==> flow/design.v <==
module CONV(
	input			clk,               
	input			reset,             
	output reg		busy,	            
	input			ready,	            
	output reg[11:0]	iaddr,            
	input signed[19:0]	idata,            
	output reg 	     cwr,              
	output reg[11:0] 	caddr_wr,         
	output reg[19:0] 	cdata_wr,         
	output reg	 crd,               
	output reg[11:0]	caddr_rd,         
	input	[19:0]		cdata_rd,         
	output reg[2:0] 	csel              
);
parameter signed bias = 40'h0013100000;    
parameter signed K0_0 = 20'h0A89E;         
parameter signed K0_1 = 20'h092D5;         
parameter signed K0_2 = 20'h06D43;         
parameter signed K0_3 = 20'h01004;         
parameter signed K0_4 = 20'hF8F71;         
parameter signed K0_5 = 20'hF6E54;         
parameter signed K0_6 = 20'hFA6D7;         
parameter signed K0_7 = 20'hFC834;         
parameter signed K0_8 = 20'hFAC19;         
parameter IDLE       = 3'd0;    
parameter READ_CONV  = 3'd1;    
parameter WRITE_L0   = 3'd2;    
parameter DELAY1     = 3'd3;    
parameter READ_L0    = 3'd4;    
parameter WRITE_L1   = 3'd5;    
parameter DELAY2     = 3'd6;    
parameter FINISH     = 3'd7;    
reg [5:0] x, y, L1_x, L1_y;             
reg [3:0] counter_kdata, counter_kaddr;   
reg [2:0] counter_layer1;	            
reg [2:0] current_state, next_state;    
reg signed [19:0] Kernel;               
reg signed [39:0] conv_sum;             
reg signed [19:0] idata_tmp;            
wire signed [39:0] data_conv;
wire signed [19:0] conv_result;
assign data_conv = Kernel * idata_tmp;              
assign conv_result[19:0] = conv_sum[35:16] + conv_sum[15];   
always@(*) begin
	case(counter_kdata)
		4'd1: Kernel = K0_0;
		4'd2: Kernel = K0_1;
		4'd3: Kernel = K0_2;
		4'd4: Kernel = K0_3;
		4'd5: Kernel = K0_4;
		4'd6: Kernel = K0_5;
		4'd7: Kernel = K0_6;
		4'd8: Kernel = K0_7;
		4'd9: Kernel = K0_8;
		default: Kernel = 0;
	endcase
end
always@(posedge clk or posedge reset) begin
	if(reset) 
		current_state <= IDLE;
	else 
		current_state <= next_state;
end
always @(*) begin
	case (current_state)
		IDLE:       next_state = (ready) ? READ_CONV : IDLE;
		READ_CONV:  next_state = (counter_kdata == 4'd10) ? WRITE_L0 : READ_CONV;  
		WRITE_L0:   next_state = DELAY1;
		DELAY1:     next_state = (x == 6'd0 && y == 6'd0) ? READ_L0 : READ_CONV;
		READ_L0:    next_state = (counter_layer1 == 3'd4) ? WRITE_L1 : READ_L0;
		WRITE_L1:   next_state = DELAY2;
		DELAY2:     next_state = (L1_x == 6'd0 && L1_y == 6'd0) ? FINISH : READ_L0;
		FINISH:     next_state = FINISH;
		default:    next_state = IDLE;
	endcase
end
always@(posedge clk or posedge reset) begin
	if(reset) begin 
		iaddr <= 12'd0;
	end else if(current_state == READ_CONV) begin 
		case(counter_kaddr)
			4'd0: iaddr <= (y-1)*64 + x-1;
			4'd1: iaddr <= (y-1)*64 + x;
			4'd2: iaddr <= (y-1)*64 + x+1;
			4'd3: iaddr <= y*64 + x-1;
			4'd4: iaddr <= y*64 + x;		 
			4'd5: iaddr <= y*64 + x+1;		
			4'd6: iaddr <= (y+1)*64 + x-1;
			4'd7: iaddr <= (y+1)*64 + x;
			4'd8: iaddr <= (y+1)*64 + x+1;
			default: iaddr <= iaddr;
		endcase
	end
end
always@(posedge clk or posedge reset) begin
	if(reset) 
		counter_kaddr <= 4'd0;
	else if(current_state == READ_CONV) 
		counter_kaddr <= counter_kaddr + 4'd1;
	else 
		counter_kaddr <= counter_kaddr;
end
always@(posedge clk or posedge reset) begin
	if(reset) 
		idata_tmp <= 0;
	else if(current_state == READ_CONV) begin
		case(counter_kdata)
			4'd0: idata_tmp <= (x == 0 || y == 0) ? 20'd0 : idata;
			4'd1: idata_tmp <= (y == 0) ? 20'd0 : idata;
			4'd2: idata_tmp <= (x == 63 || y == 0) ? 20'd0 : idata;
			4'd3: idata_tmp <= (x == 0) ? 20'd0 : idata;
			4'd4: idata_tmp <= idata;
			4'd5: idata_tmp <= (x == 63) ? 20'd0 : idata;
			4'd6: idata_tmp <= (x == 0 || y == 63) ? 20'd0 : idata;
			4'd7: idata_tmp <= (y == 63) ? 20'd0 : idata;
			4'd8: idata_tmp <= (x == 63 || y == 63) ? 20'd0 : idata;
			default: idata_tmp <= idata_tmp;
		endcase
	end 
end
always@(posedge clk or posedge reset) begin
	if(reset) 
		conv_sum <= 40'd0;
	else if(current_state == READ_CONV) begin
		if(counter_kdata == 0) 
			conv_sum <= 40'd0;
		else if(counter_kdata == 10)     
			conv_sum <= conv_sum + bias;
		else  
			conv_sum <= conv_sum + data_conv;  
	end
end
always@(posedge clk or posedge reset) begin
	if(reset) 
		busy <= 0;
	else if(ready) 
		busy <= 1; 
	else if(current_state == FINISH) 
		busy <= 0;
end
always@(posedge clk or posedge reset) begin
	if(reset) 
		cwr <= 1'd0;
	else if(current_state == WRITE_L0 || current_state == WRITE_L1)
		cwr <= 1'd1;
	else 
		cwr <= 1'd0;
end
always@(posedge clk or posedge reset) begin
	if(reset) 
		crd <= 1'd0;
	else if(current_state == READ_L0) 
		crd <= 1'd1;
	else 
		crd <= 1'd0;
end
always@(posedge clk or posedge reset) begin
	if(reset) 
		csel <= 3'b000;
	else if(current_state == WRITE_L0) 
		csel <= 3'b001;
	else if(current_state == WRITE_L1) 
		csel <= 3'b011;
	else if(current_state == READ_L0) 
		csel <= 3'b001;
	else 
		csel <= csel;
end
always@(posedge clk or posedge reset) begin
	if(reset) 
		caddr_rd <= 12'd0;
	else if(current_state == READ_L0) begin
		case(counter_layer1)
			3'd0: caddr_rd <= L1_y*64 + L1_x;
			3'd1: caddr_rd <= L1_y*64 + L1_x+1;
			3'd2: caddr_rd <= (L1_y+1)*64 + L1_x;
			3'd3: caddr_rd <= (L1_y+1)*64 + L1_x+1;
		endcase 
	end
end
always@(posedge clk or posedge reset) begin
	if(reset) 
		caddr_wr <= 0;
	else if(current_state == WRITE_L0)  
		caddr_wr <= y * 64 + x; 
	else if(current_state == WRITE_L1)  
		caddr_wr <= (L1_y/2) * 32 + (L1_x/2);  
end
reg signed [19:0] current_max;
always@(posedge clk or posedge reset) begin
	if(reset) begin
		cdata_wr <= 20'd0;
		current_max <= 20'd0; 
	end else begin
		case(current_state)
			WRITE_L0:  
				cdata_wr <= (conv_sum[39]) ? 20'd0 : conv_result;
			READ_L0: begin				
				if(counter_layer1 == 3'd1) begin	 
					current_max <= cdata_rd; 		 
				end else begin
					current_max <= (cdata_rd > current_max) ? cdata_rd : current_max;
				end
			end
			WRITE_L1: begin
				cdata_wr <= current_max;
				current_max <= 20'h00000;  
			end
			default: begin
			end
		endcase
	end
end
always@(posedge clk or posedge reset) begin
	if(reset) begin
		x <= 6'd0; 
		y <= 6'd0;
	end else if(current_state == WRITE_L0) begin
		if(x == 6'd63) begin  
			x <= 6'd0;
			y <= y + 6'd1;
		end else begin
			x <= x + 6'd1;
		end
	end
end
always@(posedge clk or posedge reset) begin
	if(reset) begin
		L1_x <= 6'd0; 
		L1_y <= 6'd0;
	end else if(current_state == WRITE_L1) begin
		if(L1_x == 6'd62) begin
			L1_x <= 0;
			L1_y <= L1_y + 2;
		end else begin
			L1_x <= L1_x + 2;
		end
	end
end
always@(posedge clk or posedge reset) begin
	if(reset) 
		counter_kdata <= 4'd0;
	else 
		counter_kdata <= counter_kaddr;
end
always@(posedge clk or posedge reset) begin
	if(reset) 
		counter_layer1 <= 0;
	else if(current_state == READ_L0) 
		counter_layer1 <= counter_layer1 + 3'd1;
	else 
		counter_layer1 <= 0;
end
endmodule
* Step by step through the tools: CONV *
What the tools print for CONV, step after step.
Line numbers count from 1 in the design file above.
Operators carry their Yosys type and port widths (W data, S select, Z words).
Library cell names are shortened.
The mark - stands for no value.

design
  top = CONV
  clock port = clk
  standard-cell library = sky130hd
  corner = tt_025C_1v80

* Elaborated design *
Source: Yosys, flattened and elaborated, memories not mapped. Widths are those after wreduce. Registers that Yosys merges into a memory's read port (data or address) are not register bits. Print and check cells do not count.
Yosys's memory passes give these memory sizes; they may raise the number of words (mostly to a power of two), join words into wider ones and drop unused or constant bits.

word-level totals
  memory cells = 1
  register bits = 180
  output and inout port bits = 62
  bits in read-only memories = 320
  bits of input ports = 43
  elaborated cells = 144

cells by class
  magnitude comparators = 1
  reductions and logical operators = 28
  muxes and demuxes = 36
  multiply operators = 1
  equal/unequal tests = 32
  add/sub/neg operators = 26

memory list
  memory           words  bits a word  read ports  wr ports  RTL line  text
  (no name shown)  16     20           1           0         46        case(counter_kdata)

operators by type and width
  kind                      count
  $mul A20 B20 Y40          1
  $mux W20                  11
  $pmux W20 S9              1
  $pmux W12 S9              1
  $pmux W20 S2              2
  $mux W40                  2
  $add A12 B1 Y12 const B   5
  $add A12 B6 Y12           5
  $pmux W12 S4              1
  $add A40 B29 Y40 const B  1
  $add A40 B40 Y40          1
  $sub A12 B1 Y12 const B   3
  $eq A4 B3 Y1 const B      8
  $add A6 B1 Y6 const B     4
  $logic_not A6 Y1          4
  $pmux W3 S8               1
  $mux W12                  2
  $add A20 B1 Y20           1
  $gt A20 B20 Y1            1
  $eq A6 B6 Y1 const B      3
  $reduce_bool A9 Y1        2
  $eq A4 B2 Y1 const B      4
  $eq A3 B3 Y1 const B      5
  $mux W3                   5
  $reduce_and A2 Y1         6
  $eq A3 B2 Y1 const B      4
  $eq A4 B4 Y1 const B      3
  $add A6 B2 Y6 const B     2

Not listed: further kinds 17, cells in them 35.

* Depth *
Depth = most cells in a row (Yosys ltp): at word level without a register or memory, in the mapped netlist without a sequential cell, where the memories' decode and read muxes count.

logic depth
  word-level depth = 4
  ABC_AREA = 1
  gate-level depth with buffers = 38
  mapped depth without buffers = 37

* Mapped cells and area *
Source: synth_stat.txt of the flow (Yosys; design flattened, memories mapped). It holds for the ABC_AREA given above (unset counts as 0); a run with the other value may have another netlist.

cell types
  cell      count  total area (sq um)
  fa_1      435    8.71E+03
  dfrtp_1   181    4.53E+03
  inv_1     863    3.24E+03
  nand2_1   724    2.72E+03
  ha_1      175    2189.6
  nor2_1    339    1272.47
  o21ai_0   153    765.734
  nand3_1   145    725.696
  a21oi_1   90     450.432
  clkbuf_1  56     210.202
  xor2_1    24     210.202
  nand4_1   26     162.656
  a22oi_1   18     135.13
  buf_2     24     120.115
  o21bai_1  12     90.086
  nand2_2   14     87.584
  o22ai_1   14     87.584
  nor2_2    13     81.328

Other cell types: 45; their cells: 166.

synthesis totals
  area of sequential cells = 4555.6 sq um
  mapped flip-flops = 182
  mapped cells = 3472
  buffer cells = 97
  synthesis area = 27015.9 sq um

* Timing after synthesis *
Path of least setup slack by OpenSTA after synthesis, without wires, with an ideal clock, recovery checks aside; 20% of the period is set as input and as output delay. Where synthesis merged equal registers, the netlist keeps one of their names.

path after synthesis
  kind = reg-to-reg
  from = reg counter_kdata[0]
  to = reg conv_sum[39]
  required time = 7.884 ns
  slack = 0.796 ns
  data arrival time = 7.088 ns
  delay of the path = 7.204 ns
  driving pins on the path = 30
  setup time = 0.116 ns
  time at the first pin = 0.000 ns
  period = 8.0 ns
  buffers on the path = 1
  synthesis period reached = 7.204 ns

"delay of the path" = arrival - input delay + setup time.
"driving pins on the path": output pins that drive a net of the path, with the launching flip-flop's if there is one; two outputs of one cell count as two.
"synthesis period reached" is the clock period less the worst setup slack; recovery checks do not enter. This is arithmetic on one report: input and output delays are still those of the set period (20% each).
Between the ends stands the longest chain of elaborated cells between them, by number of cells; it is not shown to be the way that was timed. Of several equally long chains one is given.
A line is the first line of the expression or statement that the cell stems from. Yosys adds cells for indexed reads and writes and turns some case tables into memories.
The chain passes a memory read, where the word-level depth is cut; so it can be longer than that depth.
At most two assigning lines are given for a register; there are more.

between the ends, after synthesis
  cell sequence = dfrtp_1 > inv_1 > ha_1 > o21ai_2 > inv_1 > buf_2 > nor2_1 > inv_1 > fa_1 > inv_1 > fa_1 > inv_1 > fa_1 > inv_1 > fa_1 > inv_1 > fa_1 > fa_1 > fa_1 > inv_1 > ha_1 > inv_1 > nor3_1 > nand3_1 > o21ai_0 > nor2_1 > nand3_1 > nand3_1 > nand2_1 > nand2_1
  length of the longest elaborated chain = 5
  elaborated cells on any way between the ends = 7
  those cells by class = add/sub (1); mul (1); eq/ne (1); mux (2); reduce/logical (1); memory (1)

ends and longest elaborated chain, after synthesis
  element           RTL line  text
  from (decl)       35        reg [3:0] counter_kdata, counter_kaddr;
  from (assign)     243       counter_kdata <= 4'd0;
  from (assign)     245       counter_kdata <= counter_kaddr;
  $mem_v2 Z16 W20   46        case(counter_kdata)
  $mul A20 B20 Y40  43        assign data_conv = Kernel * idata_tmp;
  $add A40 B40 Y40  131       conv_sum <= conv_sum + data_conv;
  $mux W40          128       else if(counter_kdata == 10)
  $mux W40          126       if(counter_kdata == 0)
  to (assign)       129       conv_sum <= conv_sum + bias;
  to (assign)       131
  to (decl)         39        reg signed [39:0] conv_sum;

* Path in the finished layout *
Path of least setup slack in the final report of job 1 (OpenROAD, finished layout, wires in). Where an end is a register, its clock arrival counts in the times.

path after layout
  kind = reg-to-reg
  from = reg counter_kdata[1]
  to = reg conv_sum[36]
  driving pins on the path = 30
  period = 8.89 ns
  slack = 0.20 ns
  buffers on the path = 1
  required time = 9.25 ns
  time at the first pin = 0.47 ns
  data arrival time = 9.05 ns
  setup time = 0.10 ns

Between the ends stands the longest chain of elaborated cells between them, by number of cells; it is not shown to be the way that was timed. Of several equally long chains one is given.
The chain passes a memory read, where the word-level depth is cut; so it can be longer than that depth.
At most two assigning lines are given for a register; there are more.

between the ends, after layout
  cell sequence = dfrtp_1 > inv_1 > ha_1 > inv_1 > nor2_4 > inv_2 > nand2_1 > nand2_1 > clkbuf_1 > nand2_1 > fa_1 > fa_1 > inv_1 > fa_1 > fa_1 > fa_1 > fa_1 > inv_1 > fa_1 > inv_1 > ha_1 > nand2_1 > nor2_1 > nand2_1 > nor3_1 > nand3_1 > nand4_1 > nand3_1 > nand2_1 > nand2_1
  length of the longest elaborated chain = 5
  elaborated cells on any way between the ends = 7
  those cells by class = add/sub (1); mul (1); eq/ne (1); mux (2); reduce/logical (1); memory (1)

ends and longest elaborated chain, after layout
  element           RTL line  text
  from (decl)       35        reg [3:0] counter_kdata, counter_kaddr;
  from (assign)     243       counter_kdata <= 4'd0;
  from (assign)     245       counter_kdata <= counter_kaddr;
  $mem_v2 Z16 W20   46        case(counter_kdata)
  $mul A20 B20 Y40  43        assign data_conv = Kernel * idata_tmp;
  $add A40 B40 Y40  131       conv_sum <= conv_sum + data_conv;
  $mux W40          128       else if(counter_kdata == 10)
  $mux W40          126       if(counter_kdata == 0)
  to (assign)       129       conv_sum <= conv_sum + bias;
  to (assign)       131
  to (decl)         39        reg signed [39:0] conv_sum;

Lab notebook: CONV

Measured data: module CONV, platform sky130hd, 6 stored runs of the flow under differing settings, order arbitrary. Input and output delays are each 20% of the period that was set; the output load is 0.01 pF.
"clock period reached" means the clock period less the worst setup slack. The figure is calculated, with input and output delays left at 20% of the set period.
By "worst setup path time" is meant the share of the clock period that the worst setup path is allowed (20% is reserved at inputs, 20% at outputs), minus its slack. Clock arrival times at its registers enter into it.
Settings: - = not set for that run.

item                                     job 1       job 2       job 3       job 4       job 5       job 6
ABC_AREA                                 1           -           -           -           -           -
CAP_MARGIN                               5           20          20          40          20          20
CORE_ASPECT_RATIO                        0.51        0.9         0.61        0.9         -           -
CORE_UTILIZATION                         52          22          52          51          26          40
CTS_CLUSTER_DIAMETER                     354         241         -           241         -           -
GPL_ROUTABILITY_DRIVEN                   0           1           -           0           -           -
GPL_TIMING_DRIVEN                        0           0           -           1           -           -
HOLD_SLACK_MARGIN                        -0.01       -           -           -           -           -
MAX_ROUTING_LAYER                        met5        met4        -           met5        -           -
PLACE_DENSITY_LB_ADDON                   0.19        -           -           -           -           -
period_ns                                8.89        8.63        10.6        8.63        7.83        10.3
CORE_MARGIN                              2           8           7           8           2           2
SLEW_MARGIN                              20          0           20          30          20          20
PLACE_DENSITY                            -           0.51        -           0.51        -           -
SETUP_SLACK_MARGIN                       -           0.3         1.47        2.16        -           -
TNS_END_PERCENT                          -           5           85          5           -           -
MIN_ROUTING_LAYER                        -           -           met1        met1        -           -
CELL_PAD_IN_SITES_GLOBAL_PLACEMENT       -           -           -           2           -           -
CTS_CLUSTER_SIZE                         -           -           -           99          -           -
synthesis area (sq um)                   27015.9     25906.1     25906.1     25906.1     25906.1     25906.1
die area (sq um)                         53896.7     129007.0    56456.1     58274.2     102179.0    66817.1
standard-cell area after layout (sq um)  29669.7     30160.2     28163.3     29428.2     30276.5     28381.0
clock period reached (ns)                8.689       8.169       8.657       7.777       7.648       9.246
utilization of the finished layout (%)   58.0        25.8        57.6        58.6        30.7        44.2
worst setup path time (ns)               8.69        8.17        8.66        7.78        7.65        9.25
worst setup path type                    reg-to-reg  reg-to-reg  reg-to-reg  reg-to-reg  reg-to-reg  reg-to-reg
lowest setup slack (ns)                  0.201       0.461       1.943       0.853       0.182       1.054
worst hold slack (ns)                    0.375       0.394       0.475       0.472       0.423       0.472
summed negative setup slack (ns)         0.000       0.000       0.000       0.000       0.000       0.000
